==> flow/design.v <==
module Adder (
    in1,
    in2,
    out
);
  parameter width = 32;
  input [width - 1:0] in1, in2;
  output [width - 1:0] out;
  assign out = in1 + in2;
endmodule
module MUX (
    in0,
    in1,
    sel,
    out
);
  parameter width = 32;
  input [width - 1:0] in0, in1;
  input sel;
  output [width - 1:0] out;
  assign out = sel ? in1 : in0;
endmodule
module register (
    clk,
    rst,
    en,
    in,
    out
);
  parameter width = 32;
  input clk, rst, en;
  input [width - 1:0] in;
  output reg [width - 1:0] out;
  always @(posedge clk) begin
    if (rst) out <= 0;
    else if (en) out <= in;
  end
endmodule
module status_reg (
    clk,
    rst,
    en,
    in,
    out
);
  input clk, rst, en;
  input [3:0] in;
  output reg [3:0] out;
  always @(negedge clk) begin
    if (rst) out <= 0;
    else if (en) out <= in;
  end
endmodule
module RegisterFile (
    input clk,
    rst,
    input [3:0] src1,
    src2,
    Dest_wb,
    input [31:0] Result_WB,
    input writeBackEn,
    output [31:0] reg1,
    reg2
);
  reg [31:0] reg_file[0:15];
  integer i;
  always @(negedge clk) begin
    if (rst) begin
      for (i = 0; i < 16; i = i + 1) begin
        reg_file[i] <= i;
      end
    end else if (writeBackEn) begin
      reg_file[Dest_wb] <= Result_WB;
    end
  end
  assign reg1 = reg_file[src1];
  assign reg2 = reg_file[src2];
endmodule
module Condition_Check (
    input [3:0] cond,
    SR,
    output reg flag
);
  wire N, Z, C, V;
  assign N = SR[3];
  assign Z = SR[2];
  assign C = SR[1];
  assign V = SR[0];
  parameter [3:0] EQ = 4'd0, NE = 4'd1, CS_HS = 4'd2, CC_LO = 4'd3, MI = 4'd4, 
                PL = 4'd5, VS = 4'd6, VC = 4'd7, HI = 4'd8, LS = 4'd9, 
                GE = 4'd10, LT = 4'd11, GT = 4'd12, LE = 4'd13, AL = 4'd14;
  always @(cond, SR, N, Z, C, V) begin
    flag = 1;
    case (cond)
      EQ: flag = Z;
      NE: flag = ~Z;
      CS_HS: flag = C;
      CC_LO: flag = ~C;
      MI: flag = N;
      PL: flag = ~N;
      VS: flag = V;
      VC: flag = ~V;
      HI: flag = C & (~Z);
      LS: flag = (~C) & Z;
      GE: flag = N == V;
      LT: flag = N != V;
      GT: flag = (~Z) & (N == V);
      LE: flag = Z | (N != V);
      AL: flag = 1;
      default: flag = 1;
    endcase
  end
endmodule
module ControlUnit (
    input [3:0] OP_Code,
    input [1:0] Mode,
    input S_in,
    I_in,
    output reg [3:0] EXE_CMD,
    output reg WB_EN,
    MEM_R_EN,
    MEM_W_EN,
    B_out,
    S_out
);
  parameter [3:0] NOP = 4'd0, MOV = 4'd1, MVN = 4'd2, ADD = 4'd3, ADC = 4'd4, SUB = 4'd5, SBC = 4'd6,
                    AND = 4'd7, ORR = 4'd8, EOR = 4'd9, CMP = 4'd10, TST = 4'd11, LDR = 4'd12, STR = 4'd13, B = 4'd14;
  reg [3:0] operation;
  always @(Mode, OP_Code, S_in, I_in) begin
    operation = NOP;
    S_out = 1'b0;
    case (Mode)
      2'b00: begin
        S_out = S_in;
        case (OP_Code)
          4'b1101: operation = MOV;
          4'b1111: operation = MVN;
          4'b0100: operation = ADD;
          4'b0101: operation = ADC;
          4'b0010: operation = SUB;
          4'b0110: operation = SBC;
          4'b0000: operation = AND;
          4'b1100: operation = ORR;
          4'b0001: operation = EOR;
          4'b1010: operation = CMP;
          4'b1000: operation = TST;
          default: operation = NOP;
        endcase
      end
      2'b01: begin
        case (OP_Code)
          4'b0100: begin
            if (S_in) operation = LDR;
            else operation = STR;
          end
          default: operation = NOP;
        endcase
      end
      2'b10: begin
        if (I_in) operation = B;
        else operation = NOP;
      end
      default: operation = NOP;
    endcase
  end
  always @(operation, S_in) begin
    EXE_CMD = 4'd0;
    WB_EN = 1'b0;
    MEM_R_EN = 1'b0;
    MEM_W_EN = 1'b0;
    B_out = 1'b0;
    case (operation)
      NOP: begin
        EXE_CMD = 4'b0110;
      end
      MOV: begin
        EXE_CMD = 4'b0001;
        WB_EN   = 1'b1;
      end
      MVN: begin
        EXE_CMD = 4'b1001;
        WB_EN   = 1'b1;
      end
      ADD: begin
        EXE_CMD = 4'b0010;
        WB_EN   = 1'b1;
      end
      ADC: begin
        EXE_CMD = 4'b0011;
        WB_EN   = 1'b1;
      end
      SUB: begin
        EXE_CMD = 4'b0100;
        WB_EN   = 1'b1;
      end
      SBC: begin
        EXE_CMD = 4'b0101;
        WB_EN   = 1'b1;
      end
      AND: begin
        EXE_CMD = 4'b0110;
        WB_EN   = 1'b1;
      end
      ORR: begin
        EXE_CMD = 4'b0111;
        WB_EN   = 1'b1;
      end
      EOR: begin
        EXE_CMD = 4'b1000;
        WB_EN   = 1'b1;
      end
      CMP: begin
        EXE_CMD = 4'b0100;
      end
      TST: begin
        EXE_CMD = 4'b0110;
      end
      LDR: begin
        EXE_CMD = 4'b0010;
        MEM_R_EN = 1'b1;
        WB_EN = 1'b1;
      end
      STR: begin
        EXE_CMD  = 4'b0010;
        MEM_W_EN = 1'b1;
      end
      B: begin
        B_out = 1'b1;
      end
    endcase
  end
endmodule
module IF_Stage (
    input clk,
    rst,
    freeze,
    Branch_Taken,
    input [31:0] Branch_Address,
    output [31:0] PC,
    Instruction,
    output [31:0] imem_addr,
    input [31:0] imem_data
);
  wire en;
  assign en = ~freeze;
  wire [31:0] mux_out, pc_out, adder_out, instruction_memory_out;
  register pc (
      clk,
      rst,
      en,
      mux_out,
      pc_out
  );
  MUX mux (
      adder_out,
      Branch_Address,
      Branch_Taken,
      mux_out
  );
  Adder adder (
      32'd4,
      pc_out,
      adder_out
  );
  assign PC = adder_out;
  assign imem_addr = pc_out;
  assign Instruction = imem_data;
endmodule
module IF_Stage_Reg (
    input clk,
    rst,
    freeze,
    flush,
    input [31:0] PC_in,
    Instruction_in,
    output reg [31:0] PC,
    instructions
);
  wire en;
  assign en = ~freeze;
  always @(posedge clk) begin
    if (flush) begin
      PC <= 0;
      instructions <= 0;
    end else if (rst) begin
      PC <= 0;
      instructions <= 0;
    end else if (en) begin
      PC <= PC_in;
      instructions <= Instruction_in;
    end
  end
endmodule
module ID_Stage (
    input clk,
    rst,
    input [31:0] Instruction,
    input [31:0] Result_WB,
    input writeBackEN,
    input [3:0] Dest_wb,
    input hazard,
    input [3:0] SR,
    output WB_EN,
    MEM_R_EN,
    MEM_W_EN,
    B,
    S,
    output [3:0] EXE_CMD,
    output [31:0] Val_Rn,
    Val_Rm,
    output imm,
    output [11:0] Shift_operand,
    output [23:0] Signed_imm_24,
    output [3:0] Dest,
    output [3:0] src1,
    src2,
    output Two_src
);
  wire [3:0] cond, OPCode, Rn, Rm, Rd, rotate_imm, immed_8, CU_EXE_CMD;
  wire [1:0] OPC_mode;
  wire OPC_S, CU_B, CU_S, CU_WB_EN, CU_MEM_R_EN, CU_MEM_W_EN, cond_flag, zero_sel, not_cond_flag;
  assign cond = Instruction[31:28];
  assign OPC_mode = Instruction[27:26];
  assign imm = Instruction[25];
  assign OPCode = Instruction[24:21];
  assign OPC_S = Instruction[20];
  assign Rn = Instruction[19:16];
  assign Rd = Instruction[15:12];
  assign not_cond_flag = ~cond_flag;
  assign zero_sel = not_cond_flag | hazard;
  assign Two_src = (~imm) | MEM_W_EN;
  assign src1 = Rn;
  assign src2 = Rm;
  assign Dest = Instruction[15:12];
  assign Signed_imm_24 = Instruction[23:0];
  assign Shift_operand = Instruction[11:0];
  assign Rm = MEM_W_EN ? Rd : Instruction[3:0];
  assign {EXE_CMD, WB_EN, MEM_R_EN, MEM_W_EN, B, S} = zero_sel ? 9'b0: 
         {CU_EXE_CMD, CU_WB_EN, CU_MEM_R_EN, CU_MEM_W_EN, CU_B, CU_S};
  Condition_Check condition_check (
      cond,
      SR,
      cond_flag
  );
  RegisterFile register_file (
      clk,
      rst,
      Rn,
      Rm,
      Dest_wb,
      Result_WB,
      writeBackEN,
      Val_Rn,
      Val_Rm
  );
  ControlUnit control_unit (
      OPCode,
      OPC_mode,
      OPC_S,
      imm,
      CU_EXE_CMD,
      CU_WB_EN,
      CU_MEM_R_EN,
      CU_MEM_W_EN,
      CU_B,
      CU_S
  );
endmodule
module ID_Stage_Reg (
    input clk,
    rst, freeze,
    flush,
    WB_EN_IN,
    MEM_R_EN_IN,
    MEM_W_EN_IN,
    B_IN,
    S_IN,
    input [3:0] EXE_CMD_IN,
    SR_IN,   
    input [31:0] PC_IN,
    Val_Rn_IN,
    Val_Rm_IN,
    input imm_IN,
    input [11:0] Shift_operand_IN,
    input [23:0] Signed_imm_24_IN,
    input [3:0] Dest_IN,
    Src1_IN,
    Src2_IN,
    output reg WB_EN,
    MEM_R_EN,
    MEM_W_EN,
    B,
    S,
    output reg [3:0] EXE_CMD,
    output reg [31:0] PC,
    Val_Rn,
    Val_Rm,
    output reg imm,
    output reg [11:0] Shift_operand,
    output reg [23:0] Signed_imm_24,
    output reg [3:0] Dest,
    Src1,
    Src2,
    SR_OUT   
);
  always @(posedge clk) begin
    if (flush) begin
      WB_EN <= 0;
      MEM_R_EN <= 0;
      MEM_W_EN <= 0;
      B <= 0;
      S <= 0;
      EXE_CMD <= 0;
      PC <= 0;
      Val_Rn <= 0;
      Val_Rm <= 0;
      imm <= 0;
      Shift_operand <= 0;
      Signed_imm_24 <= 0;
      Dest <= 0;
      Src1 <= 0;
      Src2 <= 0;
      SR_OUT <= 0;
    end else if (rst | flush) begin
      WB_EN <= 0;
      MEM_R_EN <= 0;
      MEM_W_EN <= 0;
      B <= 0;
      S <= 0;
      EXE_CMD <= 0;
      PC <= 0;
      Val_Rn <= 0;
      Val_Rm <= 0;
      imm <= 0;
      Shift_operand <= 0;
      Signed_imm_24 <= 0;
      Dest <= 0;
      Src1 <= 0;
      Src2 <= 0;
      SR_OUT <= 0;
    end else if (~freeze) begin
      WB_EN <= WB_EN_IN;
      MEM_R_EN <= MEM_R_EN_IN;
      MEM_W_EN <= MEM_W_EN_IN;
      B <= B_IN;
      S <= S_IN;
      EXE_CMD <= EXE_CMD_IN;
      PC <= PC_IN;
      Val_Rn <= Val_Rn_IN;
      Val_Rm <= Val_Rm_IN;
      imm <= imm_IN;
      Shift_operand <= Shift_operand_IN;
      Signed_imm_24 <= Signed_imm_24_IN;
      Dest <= Dest_IN;
      Src1 <= Src1_IN;
      Src2 <= Src2_IN;
      SR_OUT <= SR_IN;
    end
  end
endmodule
module Val2Generator (
    input I,
    bypass_rm,
    input [31:0] Val_Rm,
    input [11:0] Shift_operand,
    output reg [31:0] out
);
  parameter [1:0] LSL = 2'b00, LSR = 2'b01, ASR = 2'b10, ROR = 2'b11;
  wire [ 4:0] shift_imm;
  wire [ 1:0] shift;
  wire [ 3:0] rotate_imm;
  wire [ 7:0] immed_8;
  reg  [31:0] shift_buffer;
  assign immed_8 = Shift_operand[7:0];
  assign rotate_imm = Shift_operand[11:8];
  assign shift_imm = Shift_operand[11:7];
  assign shift = Shift_operand[6:5];
  always @(bypass_rm, I, shift, Val_Rm, shift_imm, immed_8, Shift_operand, rotate_imm) begin
    shift_buffer = 0;
    case (bypass_rm)   
      1'b0:
      case (I)
        1'b0: begin
          case (shift)
            LSL: out = Val_Rm << shift_imm;
            LSR: out = Val_Rm >> shift_imm;
            ASR: out = Val_Rm >>> shift_imm;
            ROR: out = Val_Rm << shift_imm | Val_Rm >> 5 - shift_imm;   
          endcase
        end
        1'b1: begin
          shift_buffer = {24'd0, immed_8};
          out = shift_buffer >> (rotate_imm << 1) | shift_buffer << (32 - (rotate_imm << 1));
        end
        default: out = 32'b0;
      endcase
      1'b1: out = {20'b0, Shift_operand};
    endcase
  end
endmodule
module ALU (
    input signed [31:0] in1,
    in2,
    input [3:0] EXE_CMD,
    input C,
    output [3:0] Status_bit,
    output reg signed [31:0] result
);
  parameter [3:0] MOV = 4'b001, MVN = 4'b1001, ADD_LDR_STR = 4'b0010, ADC = 4'b0011, SUB_CMP = 4'b0100, SBC = 4'b0101,
                    AND_TST = 4'b0110, ORR = 4'b0111, EOR = 4'b1000, TST = 4'b0110;
  reg N, Z, Co, V;
  assign Status_bit = {N, Z, Co, V};
  always @(in1, in2, C, EXE_CMD) begin
    N  = 1'b0;
    Z  = 1'b0;
    Co = 1'b0;
    V  = 1'b0;
    case (EXE_CMD)
      MOV:    result = in2;
      MVN:    result = ~in2;
      ADD_LDR_STR:    begin
                {Co,result} = in1 + in2;
                if(in1 > 0 & in2 > 0 & result < 0)
                    V = 1'b1;
                else if(in1 < 0 & in2 < 0 & result > 0)
                    V = 1'b1;
                else if(in1 > 0 & in2 < 0 & result > in1)
                    V = 1'b1;
                else if(in1 < 0 & in2 > 0 & result < in1)
                    V = 1'b1;
            end
      ADC:    begin
                {Co,result} = in1 + in2 + C;
                if(in1 > 0 & in2 > 0 & result < 0)
                    V = 1'b1;
                else if(in1 < 0 & in2 < 0 & result > 0)
                    V = 1'b1;
                else if(in1 > 0 & in2 < 0 & result > in1)
                    V = 1'b1;
                else if(in1 < 0 & in2 > 0 & result < in1)
                    V = 1'b1;
            end
      SUB_CMP:    begin
                result = in1 - in2;
                if(in1 > 0 & in2 < 0 & result < 0)
                    V = 1'b1;
                else if(in1 < 0 & in2 > 0 & result > 0)
                    V = 1'b1;
                else if(in1 > 0 & in2 > 0 & result > in1)
                    V = 1'b1;
                else if (in1 < 0 & in2 < 0 & result < in1)
                    V = 1'b1;
            end
      SBC:    begin
                result = in1 - in2 - (C);
                if(in1 > 0 & in2 < 0 & result < 0)
                    V = 1'b1;
                else if(in1 < 0 & in2 > 0 & result > 0)
                    V = 1'b1;
                else if(in1 > 0 & in2 > 0 & result > in1)
                    V = 1'b1;
                else if (in1 < 0 & in2 < 0 & result < in1)
                    V = 1'b1;
            end
      AND_TST:    result = in1 & in2;
      ORR:    result = in1 | in2;
      EOR:    result = in1 ^ in2;
      default: result = 32'b0;
    endcase
    if (result == 0) Z = 1'b1;
    if (result < 0) N = 1'b1;
  end
endmodule
module EXE_Stage (
    input         clk,
    input  [ 3:0] EXE_CMD,
    input         MEM_R_EN,
    MEM_W_EN,
    input  [31:0] PC,
    Val_Rn,
    Val_Rm,
    ALU_res_in,
    WB_data,   
    input         imm,
    input  [11:0] Shift_operand,
    input  [23:0] Signed_imm_24,
    input  [ 3:0] SR,
    input  [ 1:0] sel_src1,
    sel_src2,   
    output [31:0] ALU_result,
    mux2_out,   
    Br_addr,
    output [ 3:0] status
);
  wire bypass_rm;
  wire [31:0] val2, extended_imm, shifted_imm, mux1_out;
  assign extended_imm = {
    Signed_imm_24[23],
    Signed_imm_24[23],
    Signed_imm_24[23],
    Signed_imm_24[23],
    Signed_imm_24[23],
    Signed_imm_24[23],
    Signed_imm_24[23],
    Signed_imm_24[23],
    Signed_imm_24
  };
  assign shifted_imm = extended_imm << 2;
  assign bypass_rm = MEM_W_EN | MEM_R_EN;
  assign mux1_out = (sel_src1 == 2'b00) ? Val_Rn :   
      (sel_src1 == 2'b01) ? ALU_res_in : (sel_src1 == 2'b10) ? WB_data : Val_Rn;
  assign mux2_out = (sel_src2 == 2'b00) ? Val_Rm :
                    (sel_src2 == 2'b01) ? ALU_res_in :
                    (sel_src2 == 2'b10) ? WB_data :
                    Val_Rm;
  Val2Generator v2gen (
      imm,
      bypass_rm,
      mux2_out,
      Shift_operand,
      val2
  );
  ALU alu (
      mux1_out,
      val2,
      EXE_CMD,
      SR[1],
      status,
      ALU_result
  );
  Adder pc_adder (
      PC,
      shifted_imm,
      Br_addr
  );
endmodule
module EXE_Stage_Reg (
    input clk,
    rst,
    freeze,
    WB_EN_IN,
    MEM_R_EN_IN,
    MEM_W_EN_IN,
    input [31:0] ALU_result_inp,
    ST_val_in,
    input [3:0] Dest_in,
    output reg WB_EN,
    MEM_R_EN,
    MEM_W_EN,
    output reg [31:0] ALU_result,
    Val_Rm,
    output reg [3:0] Dest
);
  always @(posedge clk) begin
    if (rst) {WB_EN, MEM_R_EN, MEM_W_EN, ALU_result, Val_Rm, Dest} <= 71'b0;
    else if (~freeze) begin
      WB_EN <= WB_EN_IN;
      MEM_R_EN <= MEM_R_EN_IN;
      MEM_W_EN <= MEM_W_EN_IN;
      ALU_result <= ALU_result_inp;
      Val_Rm <= ST_val_in;
      Dest <= Dest_in;
    end
  end
endmodule
module Sram_Controller (
    input clk,
    rst,
    wr_en,
    rd_en,
    input [31:0] address,
    writeData,
    output [31:0] readData,
    output ready,
    input [15:0] SRAM_DQ_I,
    output [15:0] SRAM_DQ_O,
    output reg [17:0] SRAM_ADDR,
    output reg SRAM_WE_N
);
  parameter [3:0] idle = 0, writeState0 = 1, writeState1 = 2, readState0 = 3, readState1 = 4, readState2 = 5, readState3 = 6, readState4 = 7;
  reg [3:0] ns, ps;
  reg [15:0] readLSB;
  reg [31:0] res;
  always @* begin
    ns = idle;
    case (ps)
      idle: begin
        if (~wr_en & ~rd_en) ns = idle;
        else if (wr_en) ns = writeState0;
        else ns = readState0;
      end
      writeState0: ns = writeState1;
      writeState1: ns = idle;
      readState0: ns = readState1;
      readState1: ns = readState2;
      readState2: ns = readState3;
      readState3: ns = readState4;
      readState4: ns = idle;
      default: ns = idle;
    endcase
  end
  always @(ps, address) begin
    SRAM_ADDR = 18'b0;
    SRAM_WE_N = 1'b1;
    case (ps)
      writeState0: begin
        SRAM_ADDR = {address[18:2], 1'b0};
        SRAM_WE_N = 1'b0;
      end
      writeState1: begin
        SRAM_ADDR = {address[18:2], 1'b1};
        SRAM_WE_N = 1'b0;
      end
      readState0: begin
        SRAM_ADDR = {address[18:2], 1'b0};
      end
      readState1: begin
        SRAM_ADDR = {address[18:2], 1'b0};
      end
      readState2: begin
        SRAM_ADDR = {address[18:2], 1'b1};
      end
      readState3: begin
        SRAM_ADDR = {address[18:2], 1'b1};
      end
      default: begin
      end
    endcase
  end
  always @(posedge clk) begin
    if (ps == readState1) readLSB <= SRAM_DQ_I;
    if (ps == readState3) res <= {SRAM_DQ_I, readLSB};
  end
  always @(posedge clk) begin
    if (rst) ps <= idle;
    else ps <= ns;
  end
  assign ready = (ns == idle) ? 1'b1 : 1'b0;
  assign readData = res;
  assign SRAM_DQ_O = (ps == writeState1) ? writeData[31:16] : writeData[15:0];
endmodule
module MEM_reg (
    input clk,
    rst,
    freeze,
    WB_en_in,
    MEM_R_en_in,
    input [31:0] ALU_result_in,
    Mem_read_value_in,
    input [3:0] Dest_in,
    output reg WB_en,
    MEM_R_en,
    output reg [31:0] ALU_result,
    Mem_read_value,
    output reg [3:0] Dest
);
  always @(posedge clk) begin
    if (rst) {WB_en, MEM_R_en, ALU_result, Mem_read_value, Dest} <= 70'b0;
    else if (~freeze) begin
      Dest <= Dest_in;
      Mem_read_value <= Mem_read_value_in;
      ALU_result <= ALU_result_in;
      MEM_R_en <= MEM_R_en_in;
      WB_en <= WB_en_in;
    end
  end
endmodule
module WB_Stage (
    input [31:0] ALU_result,
    MEM_result,
    input MEM_R_en,
    output [31:0] out
);
  assign out = MEM_R_en ? MEM_result : ALU_result;
endmodule
module Hazard_Detection_Unit (
    input [3:0] src1,
    src2,
    Exe_Dest,
    input Exe_WB_EN,
    processor_mode,
    input [3:0] Mem_Dest,
    input Mem_WB_EN,
    output reg Hazard_Detected
);
  always @(src1, src2, Exe_WB_EN, Mem_Dest, Mem_WB_EN, Exe_Dest, processor_mode) begin
    Hazard_Detected = 1'b0;
    if (~processor_mode) begin
      if ((Exe_WB_EN & (src1 == Exe_Dest))|
          (Mem_WB_EN & (src1 == Mem_Dest))|
          (Exe_WB_EN & (src2 == Exe_Dest))|
          (Mem_WB_EN & (src2 == Mem_Dest)))
        Hazard_Detected = 1'b1;
    end
  end
endmodule
module Forwarding_Unit (
    input [3:0] WB_dest,
    Mem_Dest,
    src1,
    src2,
    input WB_en,
    Mem_WB_en,
    processor_mode,
    output reg [1:0] sel_src1,
    sel_src2
);
  always @(*) begin
    sel_src1 = 2'd0;
    sel_src2 = 2'd0;
    if (processor_mode) begin
      if (Mem_WB_en) begin
        if (src1 == Mem_Dest) sel_src1 = 2'd1;
        if (src2 == Mem_Dest) sel_src2 = 2'd1;
      end
      if (WB_en) begin
        if (src1 == WB_dest) sel_src1 = 2'd2;
        if (src2 == WB_dest) sel_src2 = 2'd2;
      end
    end
  end
endmodule
module ARM (
    input clk,
    input rst,
    output [31:0] imem_addr,
    input [31:0] imem_data,
    output [17:0] SRAM_ADDR,
    output [15:0] SRAM_DQ_O,
    input [15:0] SRAM_DQ_I,
    output SRAM_WE_N
);
  wire [17:0] SW;
  assign SW = {16'b0, 1'b1, rst};
  wire freeze, flush;
  wire writeBackEN_ID, hazard, WB_EN_ID_Stage,MEM_R_EN_ID_Stage, 
		MEM_W_EN_ID_Stage,B_ID_Stage,S_ID_Stage,imm_ID_Stage, 
		Two_src_ID_Stage, imm_ID_Reg, WB_EN_ID_Reg, MEM_W_EN_ID_Reg,
		MEM_R_EN_ID_Reg, B_ID_Reg, S_ID_Reg;
  wire [31:0] PC_IF_Stage, Inst_IF_Stage, Inst_IF_Reg, 
				Val_Rn_ID_Stage, Val_Rm_ID_Stage, PC_IF_Reg, 
			    PC_ID_Reg, Val_Rn_ID_Reg, Val_Rm_ID_Reg;
  wire [31:0] Result_WB, Mem_res_feedback;
  wire [3:0] Des_wb;
  wire [3:0] EXE_CMD_ID_Stage,EXE_CMD_ID_Reg, Dest_ID_Stage, src1_ID_Stage, src2_ID_Stage, dest_ID_Reg;
  wire [23:0] Signed_imm_24_ID_Stage, Signed_imm_24_ID_Reg;
  wire [11:0] Shift_operand, Shift_operand_ID_Reg;
  wire [3:0] SR, Status_bit;
  wire [31:0] ALU_result_EXE_Reg, Val_Rm_EXE_Reg;
  wire [31:0] MEM_result_MEM_Stage;
  wire [3:0] dest_EXE_Reg, src1_ID_Reg, src2_ID_Reg;
  wire WB_EN_EXE_Reg, MEM_R_EN_EXE_Reg, MEM_W_EN_EXE_Reg, processor_mode;
  wire [31:0] ALU_result_EXE_Stage, Br_addr, Val_Rm_EXE_Stage;
  wire [3:0] status, SR_ID_Reg;
  wire [1:0] fw_sel_src1, fw_sel_src2;
  assign processor_mode = SW[1];
  assign hazard = freeze;
  assign flush = 1'b0;
  assign Mem_res_feedback = MEM_R_EN_EXE_Reg ? MEM_result_MEM_Stage : ALU_result_EXE_Reg;
  wire slow_clk;
  wire Sram_Busy;
  assign slow_clk = clk;
  IF_Stage fetch (
      slow_clk,
      SW[0],
      (freeze | ~Sram_Busy),
      B_ID_Reg,
      Br_addr,
      PC_IF_Stage,
      Inst_IF_Stage,
      imem_addr,
      imem_data
  );
  IF_Stage_Reg if_reg (
      slow_clk,
      SW[0],
      (freeze | ~Sram_Busy),
      flush,
      PC_IF_Stage,
      Inst_IF_Stage,
      PC_IF_Reg,
      Inst_IF_Reg
  );
  ID_Stage decode (
      slow_clk,
      SW[0],
      Inst_IF_Reg,
      Result_WB,
      writeBackEN_ID,
      Des_wb,
      hazard,
      SR,
      WB_EN_ID_Stage,
      MEM_R_EN_ID_Stage,
      MEM_W_EN_ID_Stage,
      B_ID_Stage,
      S_ID_Stage,
      EXE_CMD_ID_Stage,
      Val_Rn_ID_Stage,
      Val_Rm_ID_Stage,
      imm_ID_Stage,
      Shift_operand,
      Signed_imm_24_ID_Stage,
      Dest_ID_Stage,
      src1_ID_Stage,
      src2_ID_Stage,
      Two_src_ID_Stage
  );
  ID_Stage_Reg id_reg (
      slow_clk,
      SW[0],
      (~Sram_Busy),
      flush,
      WB_EN_ID_Stage,
      MEM_R_EN_ID_Stage,
      MEM_W_EN_ID_Stage,
      B_ID_Stage,
      S_ID_Stage,
      EXE_CMD_ID_Stage,
      SR,
      PC_IF_Reg,
      Val_Rn_ID_Stage,
      Val_Rm_ID_Stage,
      imm_ID_Stage,
      Shift_operand,
      Signed_imm_24_ID_Stage,
      Dest_ID_Stage,
      src1_ID_Stage,
      src2_ID_Stage,
      WB_EN_ID_Reg,
      MEM_R_EN_ID_Reg,
      MEM_W_EN_ID_Reg,
      B_ID_Reg,
      S_ID_Reg,
      EXE_CMD_ID_Reg,
      PC_ID_Reg,
      Val_Rn_ID_Reg,
      Val_Rm_ID_Reg,
      imm_ID_Reg,
      Shift_operand_ID_Reg,
      Signed_imm_24_ID_Reg,
      dest_ID_Reg,
      src1_ID_Reg,
      src2_ID_Reg,
      SR_ID_Reg
  );
  status_reg Status_Register (
      slow_clk,
      SW[0],
      S_ID_Reg,
      Status_bit,
      SR
  );
  EXE_Stage execute (
      slow_clk,
      EXE_CMD_ID_Reg,
      MEM_R_EN_ID_Reg,
      MEM_W_EN_ID_Reg,
      PC_ID_Reg,
      Val_Rn_ID_Reg,
      Val_Rm_ID_Reg,
      Mem_res_feedback,
      Result_WB,
      imm_ID_Reg,
      Shift_operand_ID_Reg,
      Signed_imm_24_ID_Reg,
      SR_ID_Reg,
      fw_sel_src1,
      fw_sel_src2,
      ALU_result_EXE_Stage,
      Val_Rm_EXE_Stage,
      Br_addr,
      Status_bit
  );
  EXE_Stage_Reg EX_Reg (
      slow_clk,
      SW[0],
      (~Sram_Busy),
      WB_EN_ID_Reg,
      MEM_R_EN_ID_Reg,
      MEM_W_EN_ID_Reg,
      ALU_result_EXE_Stage,
      Val_Rm_EXE_Stage,
      dest_ID_Reg,
      WB_EN_EXE_Reg,
      MEM_R_EN_EXE_Reg,
      MEM_W_EN_EXE_Reg,
      ALU_result_EXE_Reg,
      Val_Rm_EXE_Reg,
      dest_EXE_Reg
  );
  wire MEM_R_en_MEM_Reg;
  wire [31:0] ALU_result_MEM_Reg, Mem_read_value_MEM_Reg;
  MEM_reg mem_reg (
      slow_clk,
      SW[0],
      (~Sram_Busy),
      (~Sram_Busy) ? (1'b0) : (WB_EN_EXE_Reg),
      MEM_R_EN_EXE_Reg,
      ALU_result_EXE_Reg,
      MEM_result_MEM_Stage,
      dest_EXE_Reg,
      writeBackEN_ID,
      MEM_R_en_MEM_Reg,
      ALU_result_MEM_Reg,
      Mem_read_value_MEM_Reg,
      Des_wb
  );
  WB_Stage wb_stage (
      ALU_result_MEM_Reg,
      Mem_read_value_MEM_Reg,
      MEM_R_en_MEM_Reg,
      Result_WB
  );
  Hazard_Detection_Unit hdu (
      src1_ID_Stage,
      src2_ID_Stage,
      dest_ID_Reg,
      WB_EN_ID_Reg,
      processor_mode,
      dest_EXE_Reg,
      WB_EN_EXE_Reg,
      freeze
  );
  Forwarding_Unit fwu (
      Des_wb,
      dest_EXE_Reg,
      src1_ID_Reg,
      src2_ID_Reg,
      writeBackEN_ID,
      WB_EN_EXE_Reg,
      processor_mode,
      fw_sel_src1,
      fw_sel_src2
  );
  Sram_Controller SC (
      slow_clk,
      SW[0],
      MEM_W_EN_EXE_Reg,
      MEM_R_EN_EXE_Reg,
      ALU_result_EXE_Reg,
      Val_Rm_EXE_Reg,
      MEM_result_MEM_Stage,
      Sram_Busy,
      SRAM_DQ_I,
      SRAM_DQ_O,
      SRAM_ADDR,
      SRAM_WE_N
  );
endmodule
Memo
Re: synthesis data of ARM

==> Step by step through the tools: ARM <==
Each step is given for the RTL above and for the edited RTL.
Lines under "orig" count in the file above, lines under "edited" in the edited file.
"change" is "edited" less "orig", of the values as shown.
Library cell names are shortened.
{ "setup": {"design": "ARM", "clock_port": "clk", "library": "sky130hd", "lib_corner": "tt_025C_1v80"} }

==> Edit of the RTL <==
Unified diff, file above to edited file.
The edit is scripted: it alters the design's behaviour and was not made to optimise anything.
begin of diff
@@ -729,5 +729,5 @@
   end
   always @(posedge clk) begin
-    if (ps == readState1) readLSB <= SRAM_DQ_I;
+    readLSB <= SRAM_DQ_I;
     if (ps == readState3) res <= {SRAM_DQ_I, readLSB};
   end
end of diff

==> Word-level counts <==
Counts by Yosys on the flattened word-level netlist (proc, flatten, opt, wreduce; memories kept). Print and check cells are left out.
Memory sizes are those after Yosys's memory passes, which may raise the word count (mostly to a power of two), join words into wider ones and drop unused or constant bits.
{ "word_totals": {"columns": ["item", "orig", "edited", "change"], "rows": [
  ["n_memories", 3, 3, 0],
  ["regBits", 385, 385, 0],
  ["out_inout_bits", 67, 67, 0],
  ["mem_bits_rw", 512, 512, 0],
  ["romBits", 192, 192, 0],
  ["in_bits", 50, 50, 0]
]} }
{ "classes": {"columns": ["item", "orig", "edited", "change"], "rows": [
  ["add_sub_neg", 10, 10, 0],
  ["logic", 40, 40, 0],
  ["n_eq", 44, 44, 0],
  ["reduce_and_logical", 11, 11, 0],
  ["n_cmp", 21, 21, 0],
  ["n_mux", 65, 65, 0],
  ["shift", 6, 6, 0]
]} }
{ "op_table": {"columns": ["operator", "orig", "edited", "change"], "rows": [
  ["two-way mux 1 bit", 27, 27, 0],
  ["bitwise AND 1 bit", 24, 24, 0],
  ["equality test 4 x 3 -> 1 bit with constant B", 12, 12, 0],
  ["two-way mux 32 bit", 11, 11, 0],
  ["equality test 4 bit with constant B", 8, 8, 0],
  ["two-way mux 4 bit", 8, 8, 0],
  ["inverter 1 bit", 8, 8, 0],
  ["< comparator 32 x 1 -> 1 bit with constant B", 7, 7, 0],
  ["two-way mux 2 bit", 7, 7, 0],
  ["equality test 4 x 2 -> 1 bit with constant B", 6, 6, 0],
  ["> comparator 32 x 1 -> 1 bit with constant B", 6, 6, 0],
  ["equality test 2 bit with constant B", 5, 5, 0],
  ["equality test 2 x 1 -> 1 bit with constant B", 4, 4, 0],
  ["equality test 4 bit", 4, 4, 0],
  ["> comparator 32 bit", 4, 4, 0],
  ["logical NOT 2 bit", 4, 4, 0],
  ["< comparator 32 bit", 4, 4, 0],
  ["equality test 4 x 1 -> 1 bit with constant B", 3, 3, 0],
  ["logical NOT 4 bit", 3, 3, 0],
  ["OR 32 bit", 3, 3, 0],
  ["adder 32 x 32 -> 33 bit", 2, 2, 0],
  ["OR 1 bit", 2, 2, 0],
  ["parallel mux 32 bit (select 2 bit)", 2, 2, 0],
  ["OR reduction 3 bit", 2, 2, 0],
  ["subtractor 32 bit", 2, 2, 0],
  ["adder 3 x 32 -> 32 bit with constant A", 1, 1, 0],
  ["adder 32 bit", 1, 1, 0],
  ["adder 33 x 1 -> 33 bit", 1, 1, 0]
]} }
The list need not be complete.

==> Depth <==
Depth = most cells in a row (Yosys ltp): at word level without a register or memory, in the mapped netlist without a sequential cell, where the memories' decode and read muxes count.
{ "logic_depth": {"columns": ["item", "orig", "edited", "change"], "rows": [
  ["depth_word", 23, 23, 0],
  ["ABC_AREA", "0", "0", null],
  ["mapped_depth", 47, 44, -3]
]} }

==> After synthesis <==
Source: synth_stat.txt of the flow (Yosys; design flattened, memories mapped). It holds for the ABC_AREA given above (unset counts as 0); a run with the other value may have another netlist.
{ "synth_totals": {"columns": ["item", "orig", "edited", "change"], "rows": [
  ["ffs", 948, 948, 0],
  ["seq_area_um2", 24583.6, 24423.4, -160.2],
  ["cell_count", 6978, 7009, 31],
  ["yosys_area_um2", 65743.1, 65779.3, 36.2]
]} }
{ "by_type": {"columns": ["cell_type", "orig", "edited", "change"], "rows": [
  ["nor2_1", 1020, 950, -70],
  ["nand2_1", 792, 856, 64],
  ["o21ai_0", 199, 260, 61],
  ["mux2i_1", 162, 120, -42],
  ["a211oi_1", 193, 155, -38],
  ["mux2_2", 27, 54, 27],
  ["clkbuf_1", 441, 415, -26],
  ["a21oi_1", 536, 516, -20],
  ["o22ai_1", 56, 36, -20],
  ["o211ai_1", 32, 49, 17],
  ["edfxtp_1", 560, 544, -16],
  ["dfxtp_1", 388, 404, 16],
  ["nor4_1", 76, 60, -16],
  ["mux4_2", 368, 354, -14],
  ["nand3_1", 131, 145, 14],
  ["nor3_1", 127, 141, 14],
  ["a221o_1", 25, 11, -14],
  ["a22oi_1", 34, 47, 13]
]} }
The list need not be complete.
By module: a second synthesis without flattening, with its own total; a netlist apart from the flattened one above.
{ "unflattened": {"columns": ["item", "orig", "edited", "change"], "rows": [
  ["cells_unflattened", 7032, 7032, 0],
  ["area_unflattened_um2", 72701.0, 72540.8, -160.2]
]} }
Each row is one instance without its submodules.
{ "by_module_orig": {"columns": ["module", "mod_area_um2", "n_inst", "cells"], "rows": [
  ["RegisterFile", 26559.2, 1, 1695],
  ["ALU", 13191.4, 1, 1896],
  ["Val2Generator", 7275.7, 1, 969],
  ["ID_Stage_Reg", 5701.7, 1, 511],
  ["Adder", 1739.2, 2, 248],
  ["EXE_Stage_Reg", 2546.2, 1, 229],
  ["MEM_reg", 2512.4, 1, 226],
  ["IF_Stage_Reg", 2348.5, 1, 207],
  ["EXE_Stage", 2174.6, 1, 216],
  ["Sram_Controller", 2067.0, 1, 109],
  ["register", 1163.6, 1, 103],
  ["ARM", 568.0, 1, 41],
  ["MUX", 544.3, 1, 36],
  ["WB_Stage", 544.3, 1, 36]
]} }
orig: Further modules, not shown: 7.
{ "by_module_edited": {"columns": ["module", "mod_area_um2", "n_inst", "cells"], "rows": [
  ["RegisterFile", 26559.2, 1, 1695],
  ["ALU", 13191.4, 1, 1896],
  ["Val2Generator", 7275.7, 1, 969],
  ["ID_Stage_Reg", 5701.7, 1, 511],
  ["Adder", 1739.2, 2, 248],
  ["EXE_Stage_Reg", 2546.2, 1, 229],
  ["MEM_reg", 2512.4, 1, 226],
  ["IF_Stage_Reg", 2348.5, 1, 207],
  ["EXE_Stage", 2174.6, 1, 216],
  ["Sram_Controller", 1906.8, 1, 109],
  ["register", 1163.6, 1, 103],
  ["ARM", 568.0, 1, 41],
  ["MUX", 544.3, 1, 36],
  ["WB_Stage", 544.3, 1, 36]
]} }
edited: Further modules, not shown: 7.

==> Measured runs <==
Both versions went through the flow (Yosys, OpenROAD) with the same settings in each pair. Constraints: input delay and output delay 20% of the set period each, output load 0.01 pF.
{ "flow_settings_pair_1": {"CORE_UTILIZATION": 40, "PLACE_DENSITY": 0.6, "SETUP_SLACK_MARGIN": 0.4, "period_ns": 20.5, "CAP_MARGIN": 20, "CORE_MARGIN": 2, "SLEW_MARGIN": 20} }
{ "measured_pair_1": {"columns": ["item", "orig", "edited", "change"], "rows": [
  ["post_synth_area_um2", 65743.1, 65779.3, 36.2],
  ["power_mw", 8.063, 7.782, -0.281],
  ["timing.hold.ws_ps", 413, 386, -27],
  ["final_setup_tns_ps", 0, 0, 0],
  ["final_setup_ws_ps", 604, 575, -29],
  ["design_die_area_um2", 167617.0, 167707.0, 90.0],
  ["stdcell_area_um2", 79193.5, 77020.1, -2173.4]
]} }
{ "flow_settings_pair_2": {"CAP_MARGIN": 10, "CELL_PAD_IN_SITES_DETAIL_PLACEMENT": 0, "CELL_PAD_IN_SITES_GLOBAL_PLACEMENT": 0, "CORE_ASPECT_RATIO": 0.66, "CORE_UTILIZATION": 43, "CTS_CLUSTER_DIAMETER": 180, "CTS_CLUSTER_SIZE": 87, "GPL_ROUTABILITY_DRIVEN": 1, "MAX_ROUTING_LAYER": "met4", "MIN_ROUTING_LAYER": "met1", "PLACE_DENSITY_LB_ADDON": 0.24, "SETUP_SLACK_MARGIN": 2.97, "period_ns": 14.4, "CORE_MARGIN": 2, "SLEW_MARGIN": 20} }
{ "measured_pair_2": {"columns": ["item", "orig", "edited", "change"], "rows": [
  ["post_synth_area_um2", 65743.1, 65779.3, 36.2],
  ["power_mw", 11.357, 11.063, -0.294],
  ["timing.hold.ws_ps", 388, 346, -42],
  ["final_setup_tns_ps", -3905, -2996, 909],
  ["final_setup_ws_ps", -1860, -1535, 325],
  ["design_die_area_um2", 156103.0, 156186.0, 83.0],
  ["stdcell_area_um2", 88112.0, 88733.9, 621.9]
]} }
"power_mw" is the tool's figure for a default switching activity; nothing was simulated.
